==> flow/design.v <==
module router (
    input logic clk,
    input logic rst_n,
    input logic [3:0]  req_i,       
    input logic [31:0] data_n_i,
    input logic [31:0] data_s_i,
    input logic [31:0] data_e_i,
    input logic [31:0] data_w_i,
    input logic        yumi_i,     
    output logic [31:0] data_o,
    output logic        valid_o,
    output logic        busy_o
);
    logic [31:0] buffer [0:63];      
    logic [5:0]  write_ptr, read_ptr; 
    logic [6:0]  count;              
    logic write_en;
    logic read_en;
    assign write_en = (|req_i) && (count < 64);
    assign read_en  = (count > 0) && yumi_i;
    always_ff @(posedge clk or negedge rst_n) begin
        if (!rst_n) begin
            write_ptr <= 0;
            read_ptr  <= 0;
            count     <= 0;
            busy_o    <= 0;
            valid_o   <= 0;
            data_o    <= 0;
        end else begin
            if (write_en) begin
                if (req_i[0])      buffer[write_ptr] <= data_n_i;
                else if (req_i[1]) buffer[write_ptr] <= data_s_i;
                else if (req_i[2]) buffer[write_ptr] <= data_e_i;
                else if (req_i[3]) buffer[write_ptr] <= data_w_i;
                write_ptr <= write_ptr + 1;
            end
            if (read_en) begin
                data_o    <= buffer[read_ptr];
                valid_o   <= 1;
                read_ptr  <= read_ptr + 1;
            end else begin
                valid_o <= 0;
            end
            if (write_en && !read_en) begin
                count <= count + 1;           
            end 
            else if (!write_en && read_en) begin
                count <= count - 1;           
            end
            if (count >= 60) busy_o <= 1; 
            else             busy_o <= 0;
        end
    end
endmodule
Tool chain data of router
Tool output for the design above, in the order of the flow. Line numbers count from 1 in the design file above. Operators: Yosys type, input widths -> output width; for muxes data width and select width s. Cell names lack the library's common part. The mark -- stands for no value.

Top: router. Clock input: clk. Cell library: sky130hd. Corner: tt_025C_1v80.

After elaboration
Counts by Yosys on the flattened word-level netlist (proc, flatten, opt, wreduce). Print and check cells are left out.

Cells after elaboration: 795. The figure for register bits is 2101. The figure for output and inout port bits is 34. Under input port bits stands 135.

Under add/sub/neg operators stands 4. Under eq/ne operators stands 126. Order comparisons: 3. Reductions and logical operators: 75. The entry for mux-type cells reads 517.

Operators by type and width (count): $mux 32 (512); $pmux 32 s64 (1); $eq 6x6->1 const B (64); $reduce_and 4->1 (64); $eq 6x5->1 const B (32); $eq 6x4->1 const B (16); $eq 6x3->1 const B (8); $eq 6x2->1 const B (4); $mux 7 (2); $add 6x1->6 const B (2); $eq 6x1->1 const B (2); $logic_not 6->1 (2); $add 7x1->7 const B (1); $sub 7x1->7 const B (1); $gt 7x1->1 const B (1); $ge 7x6->1 const B (1); $lt 7x7->1 const B (1); $logic_and 1x1->1 (4); $reduce_bool 4->1 (1); $reduce_or 4->1 (1); $logic_not 1->1 (2); $reduce_bool 2->1 (1); $mux 1 (2).

Longest topological paths
Longest topological path by Yosys (ltp), each cell counted once; first at word level (registers and memories cut), then after technology mapping (sequential cells cut; the memories' decode and read muxes count).

The entry for depth after elaboration reads 6. ABC_AREA: 0. The figure for mapped depth is 14. The entry for depth with buffers taken out reads 12.

Synthesis result
Yosys stat after the flow's synthesis: flattened, memories mapped to cells. It holds for the ABC_AREA given above (unset counts as 0); a run with the other value may have another netlist. The area totals of this step are shown rounded.

Cells by type (count): edfxtp_1 (2048); a22oi_1 (802); dfrtp_1 (53); nand4_1 (167); clkbuf_1 (209); mux2i_1 (78); nand2_1 (191); nor2_1 (164); a21oi_1 (95); a22o_1 (47); and3_1 (57); and2_1 (48); a222oi_1 (29); o21ai_0 (58); buf_2 (53); nor4_1 (33); ha_1 (15); nand3_1 (35).

Not listed: further types 42, cells in them 299.

The entry for area of sequential cells reads 62800 um2. Flip-flop cells: 2101. Under mapped cells stands 4481. For cell area after synthesis the number is 77900 um2. Buffer cells: 298.

Path before layout
Path of least setup slack by OpenSTA after synthesis, without wires, with an ideal clock, recovery checks aside; 20% of the period is set as input and as output delay. Where synthesis merged equal registers, the netlist keeps one of their names.

Path kind: input to register. Start point: in req_i[2]. End point: reg buffer[0][3]. Under stages on the path stands 6. For path delay the number is 4203 ps. The figure for slack is -203 ps. The entry for data required time reads 4298 ps. For setup time the number is 702 ps. Under time at the first pin stands 1000 ps. Clock period: 5000 ps. Input delay: 1000 ps. Under arrival stands 4501 ps. For path buffers the number is 2. Under synthesis period reached stands 5203 ps.

"path delay" = arrival - input delay + setup time. "stages on the path": output pins that drive a net of the path, with the launching flip-flop's if there is one; two outputs of one cell count as two. "synthesis period reached" is the clock period less the worst setup slack; recovery checks do not enter. This is arithmetic on one report: input and output delays are still those of the set period (20% each). The rows between start and end are the longest chain of elaborated cells between them; the timing report does not say that the signal goes this way. Where chains are equally long, one stands for them. Each line given opens the expression or statement behind the cell; cells for indexed reads and writes are added by Yosys, which also makes memories of some case tables. At most two assigning lines are given for a register; there are more. The path ends at the data pin of a flip-flop with enable; ways to the enable are not counted.

Cell sequence: clkbuf_1 buf_1 mux2i_1 nor2_1 a21oi_1 o21ai_0. Under cells in the longest elaborated chain stands 3. Under elaborated cells on any way between the ends stands 3. The entry for source lines of those cells reads 3. Those cells by class: mux: 3.

RTL lines, path post-synthesis: start, declared (RTL line 4) `input logic [3:0]  req_i,`; $mux 32 (RTL line 33) `else if (req_i[2]) buffer[write_ptr] <= data_e_i;`; $mux 32 (RTL line 32) `else if (req_i[1]) buffer[write_ptr] <= data_s_i;`; $mux 32 (RTL line 31) `if (req_i[0])      buffer[write_ptr] <= data_n_i;`; end, assigned (RTL line 31); end, assigned (RTL line 32); end, declared (RTL line 14) `logic [31:0] buffer [0:63];`.

Timing after layout
Path of least setup slack in the final report of run 1 (OpenROAD, finished layout, wires in). Where an end is a register, its clock arrival counts in the times. The path's times are printed in steps of 10 ps; the period is the one set.

Path kind: register to register. Start point: reg read_ptr[0]. End point: reg data_o[1]. For path buffers the number is 0. Clock period: 4580 ps. The figure for slack is 1180 ps. Under arrival stands 4100 ps. For setup time the number is 120 ps. Under time at the first pin stands 830 ps. Under stages on the path stands 10. The entry for data required time reads 5280 ps.

The rows between start and end are the longest chain of elaborated cells between them; the timing report does not say that the signal goes this way. Where chains are equally long, one stands for them.

Cell sequence: dfrtp_1 inv_1 ha_2 nand2_1 nor2_4 a2111oi_0 nand3_1 nor4_1 and3_1 o21ai_0. Under cells in the longest elaborated chain stands 2. Under elaborated cells on any way between the ends stands 65. The entry for source lines of those cells reads 1. Those cells by class: eq/ne: 63; mux: 1; reduce/logical: 1.

RTL lines, path after layout: start, declared (RTL line 15) `logic [5:0]  write_ptr, read_ptr;`; start, assigned (RTL line 24) `read_ptr  <= 0;`; start, assigned (RTL line 40) `read_ptr  <= read_ptr + 1;`; $eq 6x6->1 (RTL line 38) `data_o    <= buffer[read_ptr];`; $pmux 32 s64 (RTL line 38); end, assigned (RTL line 28) `data_o    <= 0;`; end, assigned (RTL line 38); end, declared (RTL line 10) `output logic [31:0] data_o,`.

## Implementation results

Design router on sky130hd. What follows are 4 stored runs of the flow, each under its own settings; their order means nothing. The constraints put input and output delay at 20% of the set period each and load the outputs with 0.01 pF. "clock period reached" means the clock period less the worst setup slack. The figure is calculated, with input and output delays left at 20% of the set period. "worst path time" is the time allowed to the run's worst setup path (the clock period less input and output delay, where it has them) less its slack. Clock arrival times count: a late capture clock shortens it, a late launch clock lengthens it. "total power of the final layout" is the tool's figure for a default switching activity; nothing was simulated. "worst path time" is known to 10 ps. Values from the reports are rounded here.

Files of run 1:
==> flow/run.sh <==
#!/bin/bash
# the make line also repeats the synthesis and layout settings of config.mk as NAME=value (left out here)
make -C /OpenROAD-flow-scripts/flow DESIGN_CONFIG=/design/flow/config.mk WORK_HOME=/design/flow/orfs CLKGATE_MAP_FILE= finish
==> flow/config.mk <==
export PLATFORM = sky130hd
export DESIGN_NAME = router
export DESIGN_NICKNAME = router
export VERILOG_FILES = /design/flow/design.v
export SDC_FILE = /design/flow/constraint.sdc
export NUM_CORES = 4
export LEC_CHECK = 0
export CAP_MARGIN = 20
export CORE_MARGIN = 2
export CORE_UTILIZATION = 50
export PLACE_DENSITY = 0.6
export SETUP_SLACK_MARGIN = 1.29
export SLEW_MARGIN = 20
==> flow/constraint.sdc <==
create_clock -name core_clock -period 4.58 [get_ports {clk}]
set_input_delay 0.9160 -clock core_clock [delete_from_list [all_inputs] [get_ports {clk}]]
set_output_delay 0.9160 -clock core_clock [all_outputs]
set_load 0.01 [all_outputs]

Results of run 1. The clock period reached stands at 3397 ps. The die footprint stands at 159000 um2. The worst path time comes to 3400 ps. Class of the worst setup path: register to register. The area of the standard cells in the finished layout stands at 91600 um2. The worst setup slack after layout is 1180 ps. The post-route setup TNS stands at 0 ps. The measured total power of the final layout is 48.0 mW. For the synthesized cell area the run shows 77900 um2.

Files of run 2:
==> flow/run.sh <==
#!/bin/bash
# the make line also repeats the synthesis and layout settings of config.mk as NAME=value (left out here)
make -C /OpenROAD-flow-scripts/flow DESIGN_CONFIG=/design/flow/config.mk WORK_HOME=/design/flow/orfs CLKGATE_MAP_FILE= finish
==> flow/config.mk <==
export PLATFORM = sky130hd
export DESIGN_NAME = router
export DESIGN_NICKNAME = router
export VERILOG_FILES = /design/flow/design.v
export SDC_FILE = /design/flow/constraint.sdc
export NUM_CORES = 4
export LEC_CHECK = 0
export ABC_AREA = 0
export CAP_MARGIN = 5
export CELL_PAD_IN_SITES_GLOBAL_PLACEMENT = 0
export CORE_ASPECT_RATIO = 0.66
export CORE_MARGIN = 2
export CORE_UTILIZATION = 34
export CTS_CLUSTER_DIAMETER = 266
export CTS_CLUSTER_SIZE = 40
export PLACE_DENSITY = 0.84
export SLEW_MARGIN = 40
export TNS_END_PERCENT = 60
==> flow/constraint.sdc <==
create_clock -name core_clock -period 5.51 [get_ports {clk}]
set_input_delay 1.1020 -clock core_clock [delete_from_list [all_inputs] [get_ports {clk}]]
set_output_delay 1.1020 -clock core_clock [all_outputs]
set_load 0.01 [all_outputs]

Results of run 2. The clock period reached stands at 4678 ps. The die footprint stands at 233000 um2. The worst path time comes to 4680 ps. Class of the worst setup path: register to register. The area of the standard cells in the finished layout stands at 87000 um2. The worst setup slack after layout is 832 ps. The post-route setup TNS stands at 0 ps. The measured total power of the final layout is 33.0 mW. For the synthesized cell area the run shows 77900 um2.

Files of run 3:
==> flow/run.sh <==
#!/bin/bash
# the make line also repeats the synthesis and layout settings of config.mk as NAME=value (left out here)
make -C /OpenROAD-flow-scripts/flow DESIGN_CONFIG=/design/flow/config.mk WORK_HOME=/design/flow/orfs CLKGATE_MAP_FILE= finish
==> flow/config.mk <==
export PLATFORM = sky130hd
export DESIGN_NAME = router
export DESIGN_NICKNAME = router
export VERILOG_FILES = /design/flow/design.v
export SDC_FILE = /design/flow/constraint.sdc
export NUM_CORES = 4
export LEC_CHECK = 0
export CAP_MARGIN = 20
export CELL_PAD_IN_SITES_DETAIL_PLACEMENT = 2
export CELL_PAD_IN_SITES_GLOBAL_PLACEMENT = 2
export CORE_ASPECT_RATIO = 0.71
export CORE_MARGIN = 2
export CORE_UTILIZATION = 40
export CTS_CLUSTER_DIAMETER = 380
export GPL_TIMING_DRIVEN = 1
export MAX_ROUTING_LAYER = met4
export PLACE_DENSITY_LB_ADDON = 0.12
export SLEW_MARGIN = 20
export TNS_END_PERCENT = 80
==> flow/constraint.sdc <==
create_clock -name core_clock -period 2.72 [get_ports {clk}]
set_input_delay 0.5440 -clock core_clock [delete_from_list [all_inputs] [get_ports {clk}]]
set_output_delay 0.5440 -clock core_clock [all_outputs]
set_load 0.01 [all_outputs]

Results of run 3. The clock period reached stands at 3368 ps. The die footprint stands at 198000 um2. The worst path time comes to 3370 ps. Class of the worst setup path: register to register. The area of the standard cells in the finished layout stands at 101000 um2. The worst setup slack after layout is -648 ps. The post-route setup TNS stands at -14300 ps. The measured total power of the final layout is 92.8 mW. For the synthesized cell area the run shows 77900 um2.

Files of run 4:
==> flow/run.sh <==
#!/bin/bash
# the make line also repeats the synthesis and layout settings of config.mk as NAME=value (left out here)
make -C /OpenROAD-flow-scripts/flow DESIGN_CONFIG=/design/flow/config.mk WORK_HOME=/design/flow/orfs CLKGATE_MAP_FILE= finish
==> flow/config.mk <==
export PLATFORM = sky130hd
export DESIGN_NAME = router
export DESIGN_NICKNAME = router
export VERILOG_FILES = /design/flow/design.v
export SDC_FILE = /design/flow/constraint.sdc
export NUM_CORES = 4
export LEC_CHECK = 0
export CAP_MARGIN = 20
export CORE_MARGIN = 2
export CORE_UTILIZATION = 40
export MAX_ROUTING_LAYER = met4
export SLEW_MARGIN = 20
==> flow/constraint.sdc <==
create_clock -name core_clock -period 2.72 [get_ports {clk}]
set_input_delay 0.5440 -clock core_clock [delete_from_list [all_inputs] [get_ports {clk}]]
set_output_delay 0.5440 -clock core_clock [all_outputs]
set_load 0.01 [all_outputs]

Results of run 4. The clock period reached stands at 3172 ps. The die footprint stands at 198000 um2. The worst path time comes to 3170 ps. Class of the worst setup path: register to register. The area of the standard cells in the finished layout stands at 100000 um2. The worst setup slack after layout is -452 ps. The post-route setup TNS stands at -7050 ps. The measured total power of the final layout is 88.4 mW. For the synthesized cell area the run shows 77900 um2.
